==> flow/design.v <==
module ALU (result, read_data_1, read_data_2, shmat, opcode, functioncode);
	input [31:0] read_data_1;
	input [31:0] read_data_2;
	input [4:0] shmat;
	input [5:0] opcode;
	input [5:0] functioncode;
	output reg [31:0] result;
	always @(*)
		begin
		result = 32'b0;
		if(opcode==6'b001000)						 
			result=read_data_1+read_data_2;
		else if(opcode==6'b001001)					 
			result=read_data_1+read_data_2;
		else if(opcode==6'b001100)					 
			result=read_data_1&read_data_2;
		else if(opcode==6'b001101)					 
			result=read_data_1|read_data_2;
		else if(opcode==6'b001010)					 
			result=($signed(read_data_1)<$signed(read_data_2)) ? 32'b1 : 32'b0;
		else if(opcode==6'b001011)					 
			result=(read_data_1<read_data_2) ? 32'b1 : 32'b0;
		else if(opcode==6'b100100 |opcode==6'b100101 |opcode==6'b110000 | opcode==6'b100011  
		| opcode==6'b101000 | opcode==6'b111000 | opcode==6'b101001 | opcode==6'b101011)	 
			result=read_data_1+read_data_2;
		else if(opcode==6'b000000)					 
			begin
			if(functioncode==6'b100000)  
				result=read_data_1+read_data_2;
			else if(functioncode==6'b100001)  
				result=read_data_1+read_data_2;
			else if(functioncode==6'b100100)  
				result=read_data_1 & read_data_2;
			else if(functioncode==6'b100101)  
				result=read_data_1 | read_data_2;
			else if(functioncode==6'b100111)  
				result=~(read_data_1 | read_data_2);
			else if(functioncode==6'b000000)  
				result=read_data_2 << shmat;
			else if(functioncode==6'b101010)  
				result=($signed(read_data_1)<$signed(read_data_2)) ? 32'b1 : 32'b0;
			else if(functioncode==6'b101011)	 
				result=(read_data_1<read_data_2) ? 32'b1 : 32'b0;
			else if(functioncode==6'b000011)	 
				result= $signed(read_data_2) >>> shmat;
			else if(functioncode==6'b000010)  
				result= read_data_2 >> shmat;
			else if(functioncode==6'b100010)  
				result=read_data_1-read_data_2;
			else if(functioncode==6'b100011)  
				result= read_data_1-read_data_2;
			end
		end
endmodule
module mips_registers ( read_data_1, read_data_2, write_data, read_reg_1, read_reg_2, write_reg, signal_reg_write, clk );
	output [31:0] read_data_1, read_data_2;
	input [31:0] write_data;
	input [4:0] read_reg_1, read_reg_2, write_reg;
	input signal_reg_write, clk;
	reg [31:0] registers [31:1];
	always @(posedge clk)
		if (signal_reg_write && write_reg != 5'd0)
			registers[write_reg] <= write_data;
	assign read_data_1 = (read_reg_1 == 5'd0) ? 32'b0 : registers[read_reg_1];
	assign read_data_2 = (read_reg_2 == 5'd0) ? 32'b0 : registers[read_reg_2];
endmodule
module mips_core (
	input         clk,
	input         rst,
	output [31:0] imem_addr,
	input  [31:0] imem_rdata,
	output [31:0] dmem_addr,
	output [31:0] dmem_wdata,
	output [3:0]  dmem_wmask,
	output        dmem_we,
	input  [31:0] dmem_rdata,
	output        wb_en,
	output [4:0]  wb_reg,
	output [31:0] wb_data
);
reg [31:0] PC;
wire [31:0] instruction = imem_rdata;
wire [31:0] read_data_1;
wire [31:0] read_data_2;
wire [31:0] ALU_result;
reg [31:0] ALU_mux;
reg [4:0] REG_dst_mux;
reg [31:0] REG_write_mux;
reg [31:0] MEM_result;
reg write_reg_signal;
reg write_mem_signal;
reg [3:0] mem_mask;
reg [31:0] next_PC;
wire [5:0] opcode = instruction[31:26];
wire [4:0] rs = instruction[25:21];
wire [4:0] rt = instruction[20:16];
wire [4:0] rd = instruction[15:11];
wire [4:0] shmat = instruction[10:6];
wire [5:0] functioncode = instruction[5:0];
wire [15:0] imm = instruction[15:0];
wire [25:0] adress = instruction[25:0];
wire [31:0] PC_plus4 = PC + 32'd4;
wire [31:0] branchadress = {{14{imm[15]}}, imm, 2'b00};
wire [31:0] jumpadress = {PC[31:28], adress, 2'b00};
mips_registers regblock(read_data_1, read_data_2, REG_write_mux, rs, rt, REG_dst_mux, write_reg_signal, clk);
ALU ALUblock(ALU_result, read_data_1, ALU_mux, shmat, opcode, functioncode);
always @(*)
begin
	REG_dst_mux = rt;
	write_reg_signal = 1'b1;
	write_mem_signal = 1'b0;
	mem_mask = 4'b1111;
	ALU_mux = read_data_2;
	REG_write_mux = ALU_result;
	next_PC = PC_plus4;
	if (opcode==6'b100100)           
		MEM_result = {24'b0, dmem_rdata[7:0]};
	else if (opcode==6'b100101)      
		MEM_result = {16'b0, dmem_rdata[15:0]};
	else                             
		MEM_result = dmem_rdata;
	if (opcode==6'b000000)           
		begin
		REG_dst_mux = rd;
		if (functioncode==6'b001000)   
			begin
			write_reg_signal = 1'b0;
			next_PC = read_data_1;
			end
		end
	else                             
		begin
		if (opcode==6'b000011)         
			REG_dst_mux = 5'b11111;
		if (opcode==6'b101000 | opcode==6'b101001 | opcode==6'b111000 | opcode==6'b101011)  
			begin
			write_mem_signal = 1'b1;
			write_reg_signal = 1'b0;
			if (opcode==6'b101000)       
				mem_mask = 4'b0001;
			else if (opcode==6'b101001)  
				mem_mask = 4'b0011;
			end
		else if (opcode==6'b000100 | opcode==6'b000101 | opcode==6'b000010)  
			write_reg_signal = 1'b0;
		if (opcode!=6'b001100 && opcode!=6'b001101)
			ALU_mux = {{16{imm[15]}}, imm};
		else
			ALU_mux = {16'b0, imm};
		if (opcode==6'b000011)         
			REG_write_mux = PC + 32'd8;
		else if (opcode==6'b100011 | opcode==6'b100100 | opcode==6'b100101 | opcode==6'b110000)  
			REG_write_mux = MEM_result;
		else if (opcode==6'b001111)    
			REG_write_mux = {imm, 16'b0};
		if (opcode==6'b000100 && read_data_1==read_data_2)        
			next_PC = PC_plus4 + branchadress;
		else if (opcode==6'b000101 && read_data_1!=read_data_2)   
			next_PC = PC_plus4 + branchadress;
		else if (opcode==6'b000010 | opcode==6'b000011)          
			next_PC = jumpadress;
		end
end
always @(posedge clk)
	if (rst)
		PC <= 32'b0;
	else
		PC <= next_PC;
assign imem_addr  = PC;
assign dmem_addr  = ALU_result;
assign dmem_wdata = read_data_2;
assign dmem_wmask = mem_mask;
assign dmem_we    = write_mem_signal;
assign wb_en      = write_reg_signal && (REG_dst_mux != 5'd0);
assign wb_reg     = REG_dst_mux;
assign wb_data    = REG_write_mux;
endmodule
* Tool chain data of mips_core
Tool output for the design above, in the order of the flow. Line numbers count from 1 in the design file above. Operators carry their Yosys type and port widths (W data, S select, Z words). Cell names lack the library's common part. A cell with -- has no value.
Set-up: top mips_core, clock input clk, library sky130hd, timing corner tt_025C_1v80

* Word-level counts
Counts by Yosys on the flattened word-level netlist (proc, flatten, opt, wreduce; memories kept). Register bits leave out memories and registers merged into their read ports (data or address). Print and check cells are left out. Yosys's memory passes give these memory sizes; they may raise the number of words (mostly to a power of two), join words into wider ones and drop unused or constant bits.
Storage and ports: register bits after elaboration 32, RAM bits 992, memories kept 1, bits of input ports 66, cells after elaboration 129
Memory list:
- regblock.registers | depth 31, bits a word 32, read ports 2, wr ports 1, RTL line 60 | reg [31:0] registers [31:1];
Cells by class: add/subtract/negate cells 5, order comparisons 2, equality and inequality tests 36, shift operators 3, mux-type cells 52, bitwise operators 19, reduce/logical cells 9
Operator list (count):
- $mux W32 | 36
- $eq A6 B6 Y1 const B | 17
- $add A32 B32 Y32 | 2
- $lt A32 B32 Y1 | 2
- $eq A6 B4 Y1 const B | 8
- $add A32 B3 Y32 const B | 1
- $sub A32 B32 Y32 | 1
- $eq A32 B32 Y1 | 1
- $ne A32 B32 Y1 | 1
- $and A32 B32 Y32 | 1
- $or A32 B32 Y32 | 1
- $add A32 B4 Y32 const B | 1
- $shl A32 B5 Y32 | 1
- $shr A32 B5 Y32 | 1
- $sshr A32 B5 Y32 | 1
- $not A32 Y32 | 1
- $eq A6 B2 Y1 const B | 4
- $or A1 B1 Y1 | 16
- $mux W4 | 4
- $mux W5 | 3
- $eq A6 B3 Y1 const B | 2
- $ne A6 B4 Y1 const B | 2
- $logic_not A6 Y1 | 2
- $logic_not A5 Y1 | 2
- $mux W1 | 9
- $reduce_bool A5 Y1 | 1
- $logic_and A1 B1 Y1 | 4
- $ne A4 B4 Y1 const B | 1

* Logic depth
Longest topological path by Yosys (ltp), each cell counted once; first at word level (registers and memories cut), then after technology mapping (sequential cells cut; the memories' decode and read muxes count).
Logic depth: word-level depth 30, ABC_AREA 0, mapped depth 28, depth with buffers taken out 21

* Netlist
The flow's flattened synthesis, as Yosys stat reports it; memories are mapped. The netlist is that of the ABC_AREA named above (0 if unset); the other value can give another one.
Mapped netlist: mapped cells 5338, cell area after synthesis 63483.4 sq um, sequential part of the area 30429.2 sq um, flip-flop cells 1024, buffer cells 412
Cell types (count):
- edfxtp_1 | 992
- mux4_2 | 287
- mux2i_1 | 411
- ha_1 | 127
- nor2_1 | 421
- a21oi_1 | 299
- o21ai_0 | 242
- nand2_1 | 320
- o22ai_1 | 182
- xnor2_1 | 102
- clkbuf_1 | 229
- mux2_2 | 75
- a211oi_1 | 100
- dfxtp_1 | 32
- o221ai_1 | 67
- xor2_1 | 58
- inv_1 | 135
- buf_4 | 58
Other cell types: 95; their cells: 1201. The figures by module come from a second, unflattened synthesis with its own total; it is not the netlist above.
Second synthesis, totals: cell total of the unflattened synthesis 5089, area total of the unflattened synthesis 62774.0 sq um
Each row is one instance without its submodules.
By module:
- mips_registers | instances 1, cells 2601, area 46500.8 sq um, sequential area 29788.6 sq um
- ALU | instances 1, cells 1541, area 9872.0 sq um, sequential area 0.0 sq um
- mips_core | instances 1, cells 947, area 6401.1 sq um, sequential area 640.6 sq um

* Timing after synthesis
OpenSTA on the mapped netlist: ideal clock, no wires. The path of least setup slack (recovery checks aside). Input and output delay are each 20% of the period. Register names are those of the netlist, which keeps one name where synthesis merged equal registers.
Timing post-synthesis: kind input port to output port, from input imem_rdata[30], to output wb_data[31], clock period 12.0 ns, arrival 8.938 ns, setup slack 0.662 ns, delay of the path 6.538 ns, driving pins on the path 22, path buffers 8, period reached after synthesis 11.338 ns
"delay of the path" is the arrival time less input delay plus setup time. A path that ends at an output port has no setup time. "driving pins on the path" counts driving pins, that of a launching flip-flop among them; a cell with two outputs on the path counts twice. "period reached after synthesis" = period - worst setup slack (recovery checks aside). The figure is calculated, with input and output delays left at 20% of the set period. The rows between start and end are the longest chain of elaborated cells between them; the timing report does not say that the signal goes this way. Where chains are equally long, one stands for them. A line is the first line of the expression or statement that the cell stems from. Yosys adds cells for indexed reads and writes and turns some case tables into memories.
Between the ends, post-synthesis: path through clkbuf_1 nor3_1 nand2_1 clkbuf_1 clkbuf_1 clkbuf_1 buf_1 clkbuf_1 buf_1 a21oi_1 ha_1 clkbuf_1 o21bai_1 a21o_1 a211oi_1 a211oi_1 o21ai_0 a2111oi_0 or4_1 a21oi_1 nor3_1 o21ai_0, cells in the longest elaborated chain 29, elaborated cells between the ends (all ways) 66, classes of those cells add/sub: 2; eq/ne: 18; shift: 3; mux: 28; logic: 13; reduce/logical: 2
Ends and longest elaborated chain, post-synthesis:
- from (decl) | RTL line 71 | input [31:0] imem_rdata,
- $ne A6 B4 Y1 | RTL line 146 | if (opcode!=6'b001100 && opcode!=6'b001101)
- $logic_and A1 B1 Y1 | RTL line 146
- $mux W32 | RTL line 146
- $mux W32 | RTL line 122 | if (opcode==6'b000000)
- $sub A32 B32 Y32 | RTL line 51 | result= read_data_1-read_data_2;
- $mux W32 | RTL line 50 | else if(functioncode==6'b100011)
- $mux W32 | RTL line 48 | else if(functioncode==6'b100010)
- (+15 left out)
- $mux W32 | RTL line 15 | else if(opcode==6'b001100)
- $mux W32 | RTL line 13 | else if(opcode==6'b001001)
- $mux W32 | RTL line 11 | if(opcode==6'b001000)
- $mux W32 | RTL line 154 | else if (opcode==6'b001111)
- $mux W32 | RTL line 152 | else if (opcode==6'b100011 | opcode==6'b100100 | opcode==6'b100101 | opcode==6'b110000)
- $mux W32 | RTL line 150 | if (opcode==6'b000011)
- $mux W32 | RTL line 122
- to (decl) | RTL line 79 | output [31:0] wb_data

* Path in the finished layout
Path of least setup slack in the final report of run 2 (OpenROAD, finished layout, wires in). Where an end is a register, its clock arrival counts in the times.
Timing after layout: kind input port to output port, from input imem_rdata[19], to output wb_data[12], clock period 12.0 ns, arrival 9.28 ns, setup slack 0.32 ns, driving pins on the path 22, path buffers 3
The rows between start and end are the longest chain of elaborated cells between them; the timing report does not say that the signal goes this way. Where chains are equally long, one stands for them. The chain passes a memory read, where the word-level depth is cut; so it can be longer than that depth.
Between the ends, after layout: path through buf_2 buf_12 and2b_2 a2111oi_2 a211oi_2 a21oi_2 inv_1 ha_1 fa_1 a21o_1 a21oi_1 nor3_1 nand4bb_1 nand2_1 xnor2_1 a21oi_1 nor3_1 a221o_1 o22ai_2 a221oi_1 a21oi_2 clkdlybuf4s50_1, cells in the longest elaborated chain 28, elaborated cells between the ends (all ways) 36, classes of those cells add/sub: 2; shift: 3; mux: 26; logic: 3; reduce/logical: 1; memory: 1
Ends and longest elaborated chain, after layout:
- from (decl) | RTL line 71 | input [31:0] imem_rdata,
- $mem_v2 Z31 W32 | RTL line 60 | reg [31:0] registers [31:1];
- $mux W32 | RTL line 65 | assign read_data_2 = (read_reg_2 == 5'd0) ? 32'b0 : registers[read_reg_2];
- $mux W32 | RTL line 122 | if (opcode==6'b000000)
- $sub A32 B32 Y32 | RTL line 51 | result= read_data_1-read_data_2;
- $mux W32 | RTL line 50 | else if(functioncode==6'b100011)
- $mux W32 | RTL line 48 | else if(functioncode==6'b100010)
- $mux W32 | RTL line 46 | else if(functioncode==6'b000010)
- (+14 left out)
- $mux W32 | RTL line 15 | else if(opcode==6'b001100)
- $mux W32 | RTL line 13 | else if(opcode==6'b001001)
- $mux W32 | RTL line 11 | if(opcode==6'b001000)
- $mux W32 | RTL line 154 | else if (opcode==6'b001111)
- $mux W32 | RTL line 152 | else if (opcode==6'b100011 | opcode==6'b100100 | opcode==6'b100101 | opcode==6'b110000)
- $mux W32 | RTL line 150 | if (opcode==6'b000011)
- $mux W32 | RTL line 122
- to (decl) | RTL line 79 | output [31:0] wb_data

# Flow runs of mips_core

Settings and measured results of 2 stored flow runs for module mips_core (sky130hd), not sorted in any way. The constraints put input and output delay at 20% of the set period each and load the outputs with 0.01 pF.
"period reached": clock period set for the run, less the worst setup slack. It is reckoned from that one timing run; input and output delays stay at 20% of the period that was set.
"worst setup path time" is the time allowed to the run's worst setup path (the clock period less input and output delay, where it has them) less its slack. Clock arrival times count: a late capture clock shortens it, a late launch clock lengthens it.
"total power of the final layout" rests on the timing tool's default activity at the inputs, not on a simulated workload.

[run 1] flow files
==> flow/run.sh <==
#!/bin/bash
# the make line also repeats the synthesis and layout settings of config.mk as NAME=value (left out here)
make -C /OpenROAD-flow-scripts/flow DESIGN_CONFIG=/design/flow/config.mk WORK_HOME=/design/flow/orfs CLKGATE_MAP_FILE= finish
==> flow/config.mk <==
export PLATFORM = sky130hd
export DESIGN_NAME = mips_core
export DESIGN_NICKNAME = mips_core
export VERILOG_FILES = /design/flow/design.v
export SDC_FILE = /design/flow/constraint.sdc
export NUM_CORES = 4
export LEC_CHECK = 0
export ABC_AREA = 1
export CAP_MARGIN = 15
export CELL_PAD_IN_SITES_DETAIL_PLACEMENT = 0
export CORE_ASPECT_RATIO = 1.67
export CORE_MARGIN = 5
export CORE_UTILIZATION = 59
export CTS_CLUSTER_DIAMETER = 117
export GPL_ROUTABILITY_DRIVEN = 1
export GPL_TIMING_DRIVEN = 0
export MIN_ROUTING_LAYER = met2
export SETUP_SLACK_MARGIN = 2.55
export SLEW_MARGIN = 25
==> flow/constraint.sdc <==
create_clock -name core_clock -period 11.0 [get_ports {clk}]
set_input_delay 2.2000 -clock core_clock [delete_from_list [all_inputs] [get_ports {clk}]]
set_output_delay 2.2000 -clock core_clock [all_outputs]
set_load 0.01 [all_outputs]

[run 1] result: no results, routing failed with GRT-0116

[run 2] flow files
==> flow/run.sh <==
#!/bin/bash
# the make line also repeats the synthesis and layout settings of config.mk as NAME=value (left out here)
make -C /OpenROAD-flow-scripts/flow DESIGN_CONFIG=/design/flow/config.mk WORK_HOME=/design/flow/orfs CLKGATE_MAP_FILE= finish
==> flow/config.mk <==
export PLATFORM = sky130hd
export DESIGN_NAME = mips_core
export DESIGN_NICKNAME = mips_core
export VERILOG_FILES = /design/flow/design.v
export SDC_FILE = /design/flow/constraint.sdc
export NUM_CORES = 4
export LEC_CHECK = 0
export CAP_MARGIN = 0
export CELL_PAD_IN_SITES_GLOBAL_PLACEMENT = 0
export CORE_ASPECT_RATIO = 1.32
export CORE_MARGIN = 2
export CORE_UTILIZATION = 40
export HOLD_SLACK_MARGIN = 0.02
export MAX_ROUTING_LAYER = met4
export PLACE_DENSITY = 0.6
export SETUP_SLACK_MARGIN = 0.2
export SLEW_MARGIN = 20
==> flow/constraint.sdc <==
create_clock -name core_clock -period 12.0 [get_ports {clk}]
set_input_delay 2.4000 -clock core_clock [delete_from_list [all_inputs] [get_ports {clk}]]
set_output_delay 2.4000 -clock core_clock [all_outputs]
set_load 0.01 [all_outputs]

[run 2] result: worst setup path time 6.88 ns; worst setup path kind input port to output port; setup slack of the critical path 0.317 ns; Yosys chip area after synthesis 63,483.4 sq um; total power of the final layout 0.009454 W; area of the die 161,941.0 sq um; period reached 11.683 ns; utilization after routing 0.471
